==> flow/design.v <==
module FA(inputA, inputB, outputY, Cin, Cout);
 input inputA;
 input inputB;
 input Cin;
 output Cout;
 output outputY;
 wire c1, c2, c3, a1;
 xor g1(a1, inputA, inputB);
 xor g2(outputY, Cin, a1);
 and g3(c1, inputA,inputB);
 and g4(c2, inputA, Cin);
 and g5(c3, inputB, Cin);
 or  g6(Cout, c1, c2, c3);
endmodule  
module FA8(inputA,inputB,outputY,Cin,Co);
 input [7:0]inputA;
 input [7:0]inputB;
 input Cin;
 output Co;
 output [7:0]outputY;
 wire [6:0]Cout;
FA i1(inputA[0], inputB[0], outputY[0], Cin, Cout[0]);
FA i2(inputA[1], inputB[1], outputY[1], Cout[0], Cout[1]);
FA i3(inputA[2], inputB[2], outputY[2], Cout[1], Cout[2]);
FA i4(inputA[3], inputB[3], outputY[3], Cout[2], Cout[3]);
FA i5(inputA[4], inputB[4], outputY[4], Cout[3], Cout[4]);
FA i6(inputA[5], inputB[5], outputY[5], Cout[4], Cout[5]);
FA i7(inputA[6], inputB[6], outputY[6], Cout[5], Cout[6]);
FA i8(inputA[7], inputB[7], outputY[7], Cout[6], Co);
endmodule
module mult8 (out, a, b);
	output [7:0] out;
	input  [7:0] a;
	input  [7:0] b;
        wire  [15:0] out1;
	assign out1 = a * b;
        assign out=out1[11:4];
endmodule
module SigmoidROM(out, add, CS, read);
output[7:0] out;
input[7:0] add;
input CS,read;
reg [7:0] out;
reg [7:0] rom;
always @(*)
begin
case(add)
8'd0: rom = 8'd255;
8'd1: rom = 8'd254;
8'd2: rom = 8'd253;
8'd3: rom = 8'd252;
8'd4: rom = 8'd251;
8'd5: rom = 8'd250;
8'd6: rom = 8'd249;
8'd7: rom = 8'd248;
8'd8: rom = 8'd247;
8'd9: rom = 8'd246;
8'd10: rom = 8'd245;
8'd11: rom = 8'd244;
8'd12: rom = 8'd243;
8'd13: rom = 8'd242;
8'd14: rom = 8'd241;
8'd15: rom = 8'd240;
8'd16: rom = 8'd239;
8'd17: rom = 8'd238;
8'd18: rom = 8'd237;
8'd19: rom = 8'd236;
8'd20: rom = 8'd235;
8'd21: rom = 8'd234;
8'd22: rom = 8'd233;
8'd23: rom = 8'd232;
8'd24: rom = 8'd231;
8'd25: rom = 8'd230;
8'd26: rom = 8'd229;
8'd27: rom = 8'd228;
8'd28: rom = 8'd227;
8'd29: rom = 8'd226;
8'd30: rom = 8'd225;
8'd31: rom = 8'd224;
8'd32: rom = 8'd223;
8'd33: rom = 8'd222;
8'd34: rom = 8'd221;
8'd35: rom = 8'd220;
8'd36: rom = 8'd219;
8'd37: rom = 8'd218;
8'd38: rom = 8'd217;
8'd39: rom = 8'd216;
8'd40: rom = 8'd215;
8'd41: rom = 8'd214;
8'd42: rom = 8'd213;
8'd43: rom = 8'd212;
8'd44: rom = 8'd211;
8'd45: rom = 8'd210;
8'd46: rom = 8'd209;
8'd47: rom = 8'd208;
8'd48: rom = 8'd207;
8'd49: rom = 8'd206;
8'd50: rom = 8'd205;
8'd51: rom = 8'd204;
8'd52: rom = 8'd203;
8'd53: rom = 8'd202;
8'd54: rom = 8'd201;
8'd55: rom = 8'd200;
8'd56: rom = 8'd199;
8'd57: rom = 8'd198;
8'd58: rom = 8'd197;
8'd59: rom = 8'd196;
8'd60: rom = 8'd195;
8'd61: rom = 8'd194;
8'd62: rom = 8'd193;
8'd63: rom = 8'd192;
8'd64: rom = 8'd191;
8'd65: rom = 8'd190;
8'd66: rom = 8'd189;
8'd67: rom = 8'd188;
8'd68: rom = 8'd187;
8'd69: rom = 8'd186;
8'd70: rom = 8'd185;
8'd71: rom = 8'd184;
8'd72: rom = 8'd183;
8'd73: rom = 8'd182;
8'd74: rom = 8'd181;
8'd75: rom = 8'd180;
8'd76: rom = 8'd179;
8'd77: rom = 8'd178;
8'd78: rom = 8'd177;
8'd79: rom = 8'd176;
8'd80: rom = 8'd175;
8'd81: rom = 8'd174;
8'd82: rom = 8'd173;
8'd83: rom = 8'd172;
8'd84: rom = 8'd171;
8'd85: rom = 8'd170;
8'd86: rom = 8'd169;
8'd87: rom = 8'd168;
8'd88: rom = 8'd167;
8'd89: rom = 8'd166;
8'd90: rom = 8'd165;
8'd91: rom = 8'd164;
8'd92: rom = 8'd163;
8'd93: rom = 8'd162;
8'd94: rom = 8'd161;
8'd95: rom = 8'd160;
8'd96: rom = 8'd159;
8'd97: rom = 8'd158;
8'd98: rom = 8'd157;
8'd99: rom = 8'd156;
8'd100: rom = 8'd155;
8'd101: rom = 8'd154;
8'd102: rom = 8'd153;
8'd103: rom = 8'd152;
8'd104: rom = 8'd151;
8'd105: rom = 8'd150;
8'd106: rom = 8'd149;
8'd107: rom = 8'd148;
8'd108: rom = 8'd147;
8'd109: rom = 8'd146;
8'd110: rom = 8'd145;
8'd111: rom = 8'd144;
8'd112: rom = 8'd143;
8'd113: rom = 8'd142;
8'd114: rom = 8'd141;
8'd115: rom = 8'd140;
8'd116: rom = 8'd139;
8'd117: rom = 8'd138;
8'd118: rom = 8'd137;
8'd119: rom = 8'd136;
8'd120: rom = 8'd135;
8'd121: rom = 8'd134;
8'd122: rom = 8'd133;
8'd123: rom = 8'd132;
8'd124: rom = 8'd131;
8'd125: rom = 8'd130;
8'd126: rom = 8'd129;
8'd127: rom = 8'd128;
8'd128: rom = 8'd127;
8'd129: rom = 8'd126;
8'd130: rom = 8'd125;
8'd131: rom = 8'd124;
8'd132: rom = 8'd123;
8'd133: rom = 8'd122;
8'd134: rom = 8'd121;
8'd135: rom = 8'd120;
8'd136: rom = 8'd119;
8'd137: rom = 8'd118;
8'd138: rom = 8'd117;
8'd139: rom = 8'd116;
8'd140: rom = 8'd115;
8'd141: rom = 8'd114;
8'd142: rom = 8'd113;
8'd143: rom = 8'd112;
8'd144: rom = 8'd111;
8'd145: rom = 8'd110;
8'd146: rom = 8'd109;
8'd147: rom = 8'd108;
8'd148: rom = 8'd107;
8'd149: rom = 8'd106;
8'd150: rom = 8'd105;
8'd151: rom = 8'd104;
8'd152: rom = 8'd103;
8'd153: rom = 8'd102;
8'd154: rom = 8'd101;
8'd155: rom = 8'd100;
8'd156: rom = 8'd99;
8'd157: rom = 8'd98;
8'd158: rom = 8'd97;
8'd159: rom = 8'd96;
8'd160: rom = 8'd95;
8'd161: rom = 8'd94;
8'd162: rom = 8'd93;
8'd163: rom = 8'd92;
8'd164: rom = 8'd91;
8'd165: rom = 8'd90;
8'd166: rom = 8'd89;
8'd167: rom = 8'd88;
8'd168: rom = 8'd87;
8'd169: rom = 8'd86;
8'd170: rom = 8'd85;
8'd171: rom = 8'd84;
8'd172: rom = 8'd83;
8'd173: rom = 8'd82;
8'd174: rom = 8'd81;
8'd175: rom = 8'd80;
8'd176: rom = 8'd79;
8'd177: rom = 8'd78;
8'd178: rom = 8'd77;
8'd179: rom = 8'd76;
8'd180: rom = 8'd75;
8'd181: rom = 8'd74;
8'd182: rom = 8'd73;
8'd183: rom = 8'd72;
8'd184: rom = 8'd71;
8'd185: rom = 8'd70;
8'd186: rom = 8'd69;
8'd187: rom = 8'd68;
8'd188: rom = 8'd67;
8'd189: rom = 8'd66;
8'd190: rom = 8'd65;
8'd191: rom = 8'd64;
8'd192: rom = 8'd63;
8'd193: rom = 8'd62;
8'd194: rom = 8'd61;
8'd195: rom = 8'd60;
8'd196: rom = 8'd59;
8'd197: rom = 8'd58;
8'd198: rom = 8'd57;
8'd199: rom = 8'd56;
8'd200: rom = 8'd55;
8'd201: rom = 8'd54;
8'd202: rom = 8'd53;
8'd203: rom = 8'd52;
8'd204: rom = 8'd51;
8'd205: rom = 8'd50;
8'd206: rom = 8'd49;
8'd207: rom = 8'd48;
8'd208: rom = 8'd47;
8'd209: rom = 8'd46;
8'd210: rom = 8'd45;
8'd211: rom = 8'd44;
8'd212: rom = 8'd43;
8'd213: rom = 8'd42;
8'd214: rom = 8'd41;
8'd215: rom = 8'd40;
8'd216: rom = 8'd39;
8'd217: rom = 8'd38;
8'd218: rom = 8'd37;
8'd219: rom = 8'd36;
8'd220: rom = 8'd35;
8'd221: rom = 8'd34;
8'd222: rom = 8'd33;
8'd223: rom = 8'd32;
8'd224: rom = 8'd31;
8'd225: rom = 8'd30;
8'd226: rom = 8'd29;
8'd227: rom = 8'd28;
8'd228: rom = 8'd27;
8'd229: rom = 8'd26;
8'd230: rom = 8'd25;
8'd231: rom = 8'd24;
8'd232: rom = 8'd23;
8'd233: rom = 8'd22;
8'd234: rom = 8'd21;
8'd235: rom = 8'd20;
8'd236: rom = 8'd19;
8'd237: rom = 8'd18;
8'd238: rom = 8'd17;
8'd239: rom = 8'd16;
8'd240: rom = 8'd15;
8'd241: rom = 8'd14;
8'd242: rom = 8'd13;
8'd243: rom = 8'd12;
8'd244: rom = 8'd11;
8'd245: rom = 8'd10;
8'd246: rom = 8'd9;
8'd247: rom = 8'd8;
8'd248: rom = 8'd7;
8'd249: rom = 8'd6;
8'd250: rom = 8'd5;
8'd251: rom = 8'd4;
8'd252: rom = 8'd3;
8'd253: rom = 8'd2;
8'd254: rom = 8'd1;
8'd255: rom = 8'd0;
default: rom = 8'd0;
endcase
end
always @(posedge CS)
begin
if(read==1)
out<=rom;
else
out<=0;
end
endmodule
module LSTM(clk, Of, En, Ci, Cip, In, Ui, Uf, Uk, Uo, Wi, Wk, Wf, Wo, Vo, Bi, Bo, Bf, Bk, PrevH, Cout, Hout);
 input clk, En, Cip; 
 input [7:0] In, Ci, Ui, Uf, Uk;
 input [7:0] Uo, Wi, Wk, Wf, Wo;
 input [7:0] Vo, Bi, Bo, Bf, Bk;
 input [7:0]           PrevH;
 output [7:0] Cout, Hout;
 output Of;
 wire [7:0] m1, m2, m3, m4;
 wire [7:0] m5, m7, m8;
 wire [7:0] m9, m10, m11, m12;
 wire [7:0] m13, m14, m15, m16;
 wire [7:0] i1, f1, k1, o1;
 wire [7:0] It, Ft, Kt, t1;
 wire [10:0] Cin;
 mult8 ins1(m1, In, Wi); 
 mult8 ins2(m2, PrevH, Ui);
 FA8   ins3(m1, m2, m3, Cip, Cin[0]);
 FA8   ins4(m3, Bi, i1,Cin[0], Cin[1]);
 SigmoidROM sg1(It, i1, clk, En);
 mult8 ins5(m4, In, Wf); 
 mult8 ins6(t1, In, Wf);
 FA8   ins7(t1, m4, m5, Cin[1], Cin[2]);
 FA8   ins8(t1, Bi, f1, Cin[2], Cin[3]);
 SigmoidROM sg2(Ft, f1, clk, En);
 mult8 ins9(m7, In, Wk); 
 mult8 ins10(m8, PrevH, Uk);
 FA8   ins11(m7, m8, m9, Cin[3], Cin[4]);
 FA8   ins12(m9, Bk, k1, Cin[4], Cin[5]);
 SigmoidROM sg3(Kt, k1, clk, En);
 FA8   ins13(It, Kt, m10,Cin[5], Cin[6]);
 FA8   ins14(Ft, Ci, m11, Cin[6], Cin[7]);
 FA8   ins15(m10, m11, Cout, Cin[7], Cin[8]);
 mult8 ins16(m12, In, Wo); 
 mult8 ins17(m13, PrevH, Uo);
 mult8 ins18(m14, Ci, Vo);
 FA8   ins19(m12, m13, m15, Cin[8], Cin[9]);
 FA8   ins21(m14, Bo, m16, Cin[9], Cin[10]);
 FA8   ins22(m16, m15, o1, Cin[10], Of);
 SigmoidROM sg4(Hout, o1, clk, En);
 endmodule
# Tool chain data of LSTM
# Module LSTM before and after one edit of its RTL, step after step.
# "before" refers to lines of the RTL above, "after" to lines of the edited file.
# "diff": "after" minus "before" as printed here.
# Cell names lack the library's common part.
# Not given: -
[inputs]
design = "LSTM"
clock_port = "clk"
library = "sky130hd"
lib_corner = "tt_025C_1v80"

# Diff
# Unified diff, file above to edited file.
# The edit is scripted: it alters the design's behaviour and was not made to optimise anything.
# begin of diff
@@ -337,5 +337,8 @@
  FA8   ins7(t1, m4, m5, Cin[1], Cin[2]);
  FA8   ins8(t1, Bi, f1, Cin[2], Cin[3]);
- SigmoidROM sg2(Ft, f1, clk, En);
+ wire [7:0] Ft_p, Ft_n;
+ SigmoidROM sg2(Ft_p, f1, clk, En);
+ SigmoidROM sg2_twin (Ft_n, f1, clk, ~En);
+ assign Ft = Ft_p ^ Ft_n;
  mult8 ins9(m7, In, Wk); 
  mult8 ins10(m8, PrevH, Uk);
# end of diff

# After elaboration
# Yosys after proc, flatten, opt, wreduce and memory -nomap, before mapping. Enables and synchronous resets that opt folds into registers are not counted as muxes. Memory bits, and registers merged into a memory's read port (data or address), are not among the register bits. Print and check cells are not counted.
# Yosys's memory passes give these memory sizes; they may raise the number of words (mostly to a power of two), join words into wider ones and drop unused or constant bits.
[word_totals]
columns = ["element", "before", "after", "diff"]
rows = [
  ["ff_bits", 0, 0, 0],
  ["wordCells", 656, 658, 2],
  ["rom_bits", 8192, 10240, 2048],
  ["output_inout_bits", 17, 17, 0],
  ["input_bits", 131, 131, 0],
  ["memories", 4, 5, 1],
  ["clocked_rd_ports_x_width", 32, 40, 8],
]
[op_classes]
columns = ["element", "before", "after", "diff"]
rows = [
  ["n_mul", 8, 8, 0],
  ["bitwise", 640, 641, 1],
  ["reduce_and_logical", 4, 4, 0],
]
[memory_table]
columns = ["element", "before", "after"]
rows = [
  ["memory_list", "256x8 r1 w0; 256x8 r1 w0; 256x8 r1 w0; 256x8 r1 w0", "256x8 r1 w0; 256x8 r1 w0; 256x8 r1 w0; 256x8 r1 w0; 256x8 r1 w0"],
]
[ops]
columns = ["operator", "before", "after", "diff"]
rows = [
  ["bitwise XOR 8 bit", 0, 1, 1],
]
# Unchanged operator kinds not shown: 5.

# Depth
# Yosys ltp: most cells in a row. Word level: on the elaborated netlist, between registers, memories and ports. Mapped: between sequential cells and ports; inverters and the memories' decode and read muxes count.
[logic_depth]
columns = ["element", "before", "after", "diff"]
rows = [
  ["depth_word", 289, 289, 0],
  ["ABC_AREA", "0", "0", "-"],
  ["depth_mapped", 98, 102, 4],
  ["depth_no_buf", 96, 100, 4],
]

# Mapped cells and area
# The flow's flattened synthesis, as Yosys stat reports it; memories are mapped. The netlist is that of the ABC_AREA named above (0 if unset); the other value can give another one.
[by_type]
columns = ["type", "before", "after", "diff"]
rows = [
  ["inv_1", 397, 375, -22],
  ["and2_1", 252, 266, 14],
  ["xor2_1", 34, 46, 12],
  ["dfxtp_1", 32, 40, 8],
  ["a21oi_1", 24, 32, 8],
  ["nand2_1", 207, 200, -7],
  ["a311oi_1", 7, 0, -7],
  ["nor2_1", 32, 26, -6],
  ["o21ai_1", 7, 1, -6],
  ["a31oi_1", 6, 0, -6],
  ["o2111a_1", 6, 0, -6],
  ["xnor2_1", 79, 84, 5],
  ["and2_2", 5, 0, -5],
  ["nor3_1", 9, 5, -4],
  ["o21bai_1", 1, 5, 4],
  ["o211ai_1", 0, 3, 3],
  ["nor2b_1", 26, 28, 2],
  ["a21o_1", 17, 19, 2],
]
# Unchanged cell types not shown: 6.
# Not every row of either side is listed.
[mapped]
columns = ["element", "before", "after", "diff"]
rows = [
  ["synth_area_um2", 15693.8, 15738.8, 45.0],
  ["flip_flops", 32, 40, 8],
  ["cells", 1755, 1731, -24],
]
# The figures by module come from a second, unflattened synthesis with its own total; it is not the netlist above.
[hier_totals]
columns = ["element", "before", "after", "diff"]
rows = [
  ["hier_cells", 1861, 1913, 52],
  ["area_unflattened_um2", 17807.1, 18271.3, 464.2],
]
# Rows give one instance, submodules left out.
[by_module_before]
columns = ["mod", "n_inst", "cells", "seq_area_um2", "mod_area_um2"]
rows = [
  ["mult8", 9, 189, 0.0, 1671.6],
  ["FA", 96, 1, 0.0, 20.0],
  ["SigmoidROM", 4, 16, 160.2, 210.2],
  ["FA8", 12, 0, 0.0, 0.0],
  ["LSTM", 1, 0, 0.0, 0.0],
]
[by_module_after]
columns = ["mod", "n_inst", "cells", "seq_area_um2", "mod_area_um2"]
rows = [
  ["mult8", 9, 192, 0.0, 1691.6],
  ["FA", 96, 1, 0.0, 20.0],
  ["SigmoidROM", 5, 16, 160.2, 210.2],
  ["LSTM", 1, 9, 0.0, 73.8],
  ["FA8", 12, 0, 0.0, 0.0],
]

# Timing after synthesis
# Path of least setup slack by OpenSTA after synthesis, without wires, with an ideal clock, recovery checks aside; 20% of the period is set as input and as output delay. Where synthesis merged equal registers, the netlist keeps one of their names.
[synth_path]
columns = ["element", "before", "after", "diff"]
rows = [
  ["kind", "input port to output port", "input port to output port", "-"],
  ["start", "input In[5]", "input In[5]", "-"],
  ["end", "output Of", "output Of", "-"],
  ["launch_ns", 9.000, 9.000, 0.000],
  ["t_required_ns", 36.000, 36.000, 0.000],
  ["path_delay_ns", 26.680, 25.955, -0.725],
  ["stages", 97, 94, -3],
  ["arrival_ns", 35.680, 34.955, -0.725],
  ["output_delay_ns", 9.000, 9.000, 0.000],
  ["path_buffers", 2, 2, 0],
  ["path_slack_ns", 0.320, 1.045, 0.725],
  ["in_delay_ns", 9.000, 9.000, 0.000],
  ["period_ns", 45.0, 45.0, 0.0],
  ["period_less_setup_slack_ns", 44.68, 43.955, -0.725],
]
# "path_delay_ns" is the arrival time less input delay plus setup time.
# A path that ends at an output port has no setup time.
# "stages": output pins that drive a net of the path, with the launching flip-flop's if there is one; two outputs of one cell count as two.
# "period_less_setup_slack_ns" is the clock period less the worst setup slack; recovery checks do not enter. This is arithmetic on one report: input and output delays are still those of the set period (20% each).
# Between the ends stands the longest chain of elaborated cells between them, by number of cells; it is not shown to be the way that was timed. Of several equally long chains one is given.
# Each line given opens the expression or statement behind the cell; cells for indexed reads and writes are added by Yosys, which also makes memories of some case tables.
[synth_between_before]
path_cell_list = "clkbuf_1 clkbuf_1 nand2_1 fa_1 fa_1 inv_1 fa_1 inv_1 fa_1 inv_1 ha_1 nand2_1 o21ai_0 o41ai_1 xnor2_1 fa_1 fa_1 fa_1 (+61 left out) fa_1 inv_1 fa_1 fa_1 fa_1 fa_1 fa_1 fa_1 fa_1 inv_1 fa_1 fa_1 fa_1 fa_1 fa_1 fa_1 fa_1 inv_1"
elab_chain_len = 286
cells_between = 502
[synth_rtl_before]
columns = ["element", "line", "source"]
rows = [
  ["start, declared", 317, "input [7:0] In, Ci, Ui, Uf, Uk;"],
  ["multiplier 8 x 8 -> 12 bit", 36, "assign out1 = a * b;"],
  ["AND 1 bit", 10, "and g3(c1, inputA,inputB);"],
  ["OR 1 bit (2 in a row)", 13, "or  g6(Cout, c1, c2, c3);"],
  ["AND 1 bit", 11, "and g4(c2, inputA, Cin);"],
  ["OR 1 bit (2 in a row)", 13, ""],
  ["AND 1 bit", 11, ""],
  ["OR 1 bit (2 in a row)", 13, ""],
  ["(+265 left out)", "-", ""],
  ["OR 1 bit (2 in a row)", 13, ""],
  ["AND 1 bit", 11, ""],
  ["OR 1 bit (2 in a row)", 13, ""],
  ["AND 1 bit", 11, ""],
  ["OR 1 bit (2 in a row)", 13, ""],
  ["AND 1 bit", 11, ""],
  ["OR 1 bit (2 in a row)", 13, ""],
  ["end, declared", 322, "output Of;"],
]
[synth_between_after]
path_cell_list = "clkbuf_1 clkbuf_1 nand2_1 fa_1 fa_1 inv_1 fa_1 inv_1 fa_1 inv_1 ha_1 nand2_1 o21ai_0 o41ai_1 xnor2_1 fa_1 fa_1 fa_1 (+58 left out) fa_1 fa_1 fa_1 inv_1 fa_1 fa_1 inv_1 fa_1 inv_1 fa_1 fa_1 fa_1 fa_1 inv_1 fa_1 fa_1 fa_1 inv_1"
elab_chain_len = 286
cells_between = 502
[synth_rtl_after]
columns = ["element", "line", "source"]
rows = [
  ["start, declared", 317, "input [7:0] In, Ci, Ui, Uf, Uk;"],
  ["multiplier 8 x 8 -> 12 bit", 36, "assign out1 = a * b;"],
  ["AND 1 bit", 10, "and g3(c1, inputA,inputB);"],
  ["OR 1 bit (2 in a row)", 13, "or  g6(Cout, c1, c2, c3);"],
  ["AND 1 bit", 11, "and g4(c2, inputA, Cin);"],
  ["OR 1 bit (2 in a row)", 13, ""],
  ["AND 1 bit", 11, ""],
  ["OR 1 bit (2 in a row)", 13, ""],
  ["(+265 left out)", "-", ""],
  ["OR 1 bit (2 in a row)", 13, ""],
  ["AND 1 bit", 11, ""],
  ["OR 1 bit (2 in a row)", 13, ""],
  ["AND 1 bit", 11, ""],
  ["OR 1 bit (2 in a row)", 13, ""],
  ["AND 1 bit", 11, ""],
  ["OR 1 bit (2 in a row)", 13, ""],
  ["end, declared", 322, "output Of;"],
]

# Worst path after layout
# From the final timing report of each run of pair 1: the path of least setup slack in the routed layout; clock arrival at registers is part of the times.
[layout_path]
columns = ["element", "before", "after", "diff"]
rows = [
  ["kind", "input port to output port", "input port to output port", "-"],
  ["start", "input Wf[6]", "input In[1]", "-"],
  ["end", "output Of", "output Of", "-"],
  ["stages", 98, 102, 4],
  ["path_buffers", 4, 4, 0],
  ["arrival_ns", 34.47, 34.42, -0.05],
  ["path_slack_ns", 0.89, 0.94, 0.05],
  ["in_delay_ns", 8.84, 8.84, 0.00],
  ["t_required_ns", 35.36, 35.36, 0.00],
  ["launch_ns", 8.84, 8.84, 0.00],
  ["period_ns", 44.2, 44.2, 0.0],
  ["output_delay_ns", 8.84, 8.84, 0.00],
]
# Between the ends stands the longest chain of elaborated cells between them, by number of cells; it is not shown to be the way that was timed. Of several equally long chains one is given.
[layout_between_before]
path_cell_list = "dlygate4sd2_1 buf_4 and2_1 fa_1 fa_1 fa_1 inv_1 fa_1 inv_1 ha_1 nor2_1 o21bai_1 o41ai_4 xnor2_1 buf_4 fa_2 fa_2 fa_2 (+62 left out) inv_2 fa_2 fa_2 fa_2 fa_2 fa_2 fa_2 fa_1 inv_1 fa_2 fa_2 fa_2 fa_2 fa_2 fa_2 fa_1 inv_1 buf_2"
elab_chain_len = 235
cells_between = 377
[layout_rtl_before]
columns = ["element", "line", "source"]
rows = [
  ["start, declared", 318, "input [7:0] Uo, Wi, Wk, Wf, Wo;"],
  ["multiplier 8 x 8 -> 12 bit", 36, "assign out1 = a * b;"],
  ["AND 1 bit", 11, "and g4(c2, inputA, Cin);"],
  ["OR 1 bit (2 in a row)", 13, "or  g6(Cout, c1, c2, c3);"],
  ["AND 1 bit", 11, ""],
  ["OR 1 bit (2 in a row)", 13, ""],
  ["AND 1 bit", 11, ""],
  ["OR 1 bit (2 in a row)", 13, ""],
  ["(+214 left out)", "-", ""],
  ["OR 1 bit (2 in a row)", 13, ""],
  ["AND 1 bit", 11, ""],
  ["OR 1 bit (2 in a row)", 13, ""],
  ["AND 1 bit", 11, ""],
  ["OR 1 bit (2 in a row)", 13, ""],
  ["AND 1 bit", 11, ""],
  ["OR 1 bit (2 in a row)", 13, ""],
  ["end, declared", 322, "output Of;"],
]
[layout_between_after]
path_cell_list = "clkdlybuf4s50_1 buf_12 and2_1 fa_2 fa_1 inv_1 fa_1 fa_1 inv_1 ha_1 a21oi_2 o21ai_1 o41ai_2 xnor2_1 buf_4 fa_2 fa_2 fa_2 (+66 left out) fa_2 fa_1 inv_1 fa_1 fa_1 inv_1 fa_1 inv_1 fa_2 fa_2 fa_2 fa_1 inv_1 fa_2 fa_2 fa_1 inv_1 clkbuf_2"
elab_chain_len = 289
cells_between = 515
[layout_rtl_after]
columns = ["element", "line", "source"]
rows = [
  ["start, declared", 317, "input [7:0] In, Ci, Ui, Uf, Uk;"],
  ["multiplier 8 x 8 -> 12 bit", 36, "assign out1 = a * b;"],
  ["AND 1 bit", 10, "and g3(c1, inputA,inputB);"],
  ["OR 1 bit (2 in a row)", 13, "or  g6(Cout, c1, c2, c3);"],
  ["AND 1 bit", 11, "and g4(c2, inputA, Cin);"],
  ["OR 1 bit (2 in a row)", 13, ""],
  ["AND 1 bit", 11, ""],
  ["OR 1 bit (2 in a row)", 13, ""],
  ["(+268 left out)", "-", ""],
  ["OR 1 bit (2 in a row)", 13, ""],
  ["AND 1 bit", 11, ""],
  ["OR 1 bit (2 in a row)", 13, ""],
  ["AND 1 bit", 11, ""],
  ["OR 1 bit (2 in a row)", 13, ""],
  ["AND 1 bit", 11, ""],
  ["OR 1 bit (2 in a row)", 13, ""],
  ["end, declared", 322, "output Of;"],
]

# Flow runs
# Runs of the flow (Yosys, OpenROAD) on both versions; the two runs of a pair have the same settings. The constraints put input and output delay at 20% of the set period each and load the outputs with 0.01 pF.
[settings_pair_1]
period_ns = 44.2
CAP_MARGIN = 20
CORE_MARGIN = 2
CORE_UTILIZATION = 40
SLEW_MARGIN = 20
[results_pair_1]
columns = ["element", "before", "after", "diff"]
rows = [
  ["post_route_util_pct", 47.0, 47.2, 0.2],
  ["hold_ws_ns", 1.568, 1.435, -0.133],
  ["post_route_stdcell_area_um2", 18182.4, 18271.3, 88.9],
  ["achievedPeriod_ns", 43.308, 43.257, -0.051],
  ["die_um2", 40834.3, 40949.6, 115.3],
  ["worstSetupSlack_ns", 0.892, 0.943, 0.051],
  ["setupTns_ns", 0.000, 0.000, 0.000],
  ["synthArea_um2", 15693.8, 15738.8, 45.0],
]
[settings_pair_2]
ABC_AREA = 1
CORE_MARGIN = 7
CORE_UTILIZATION = 68
CTS_CLUSTER_DIAMETER = 166
CTS_CLUSTER_SIZE = 83
HOLD_SLACK_MARGIN = 0.27
PLACE_DENSITY_LB_ADDON = 0.14
SETUP_SLACK_MARGIN = 5.0
period_ns = 25.4
CAP_MARGIN = 20
SLEW_MARGIN = 20
[results_pair_2]
columns = ["element", "before", "after", "diff"]
rows = [
  ["post_route_util_pct", 82.0, 81.5, -0.5],
  ["hold_ws_ns", 1.656, 1.466, -0.190],
  ["post_route_stdcell_area_um2", 20070.5, 20579.7, 509.2],
  ["achievedPeriod_ns", 34.908, 34.703, -0.205],
  ["die_um2", 29739.0, 30530.6, 791.6],
  ["worstSetupSlack_ns", -9.508, -9.303, 0.205],
  ["setupTns_ns", -46.545, -52.867, -6.322],
  ["power_total_mw", 2.884, 3.113, 0.229],
  ["synthArea_um2", 17072.6, 17566.8, 494.2],
]
# "achievedPeriod_ns" means the clock period less the worst setup slack. The figure is calculated, with input and output delays left at 20% of the set period.
# "power_total_mw" is the tool's figure for a default switching activity; nothing was simulated.
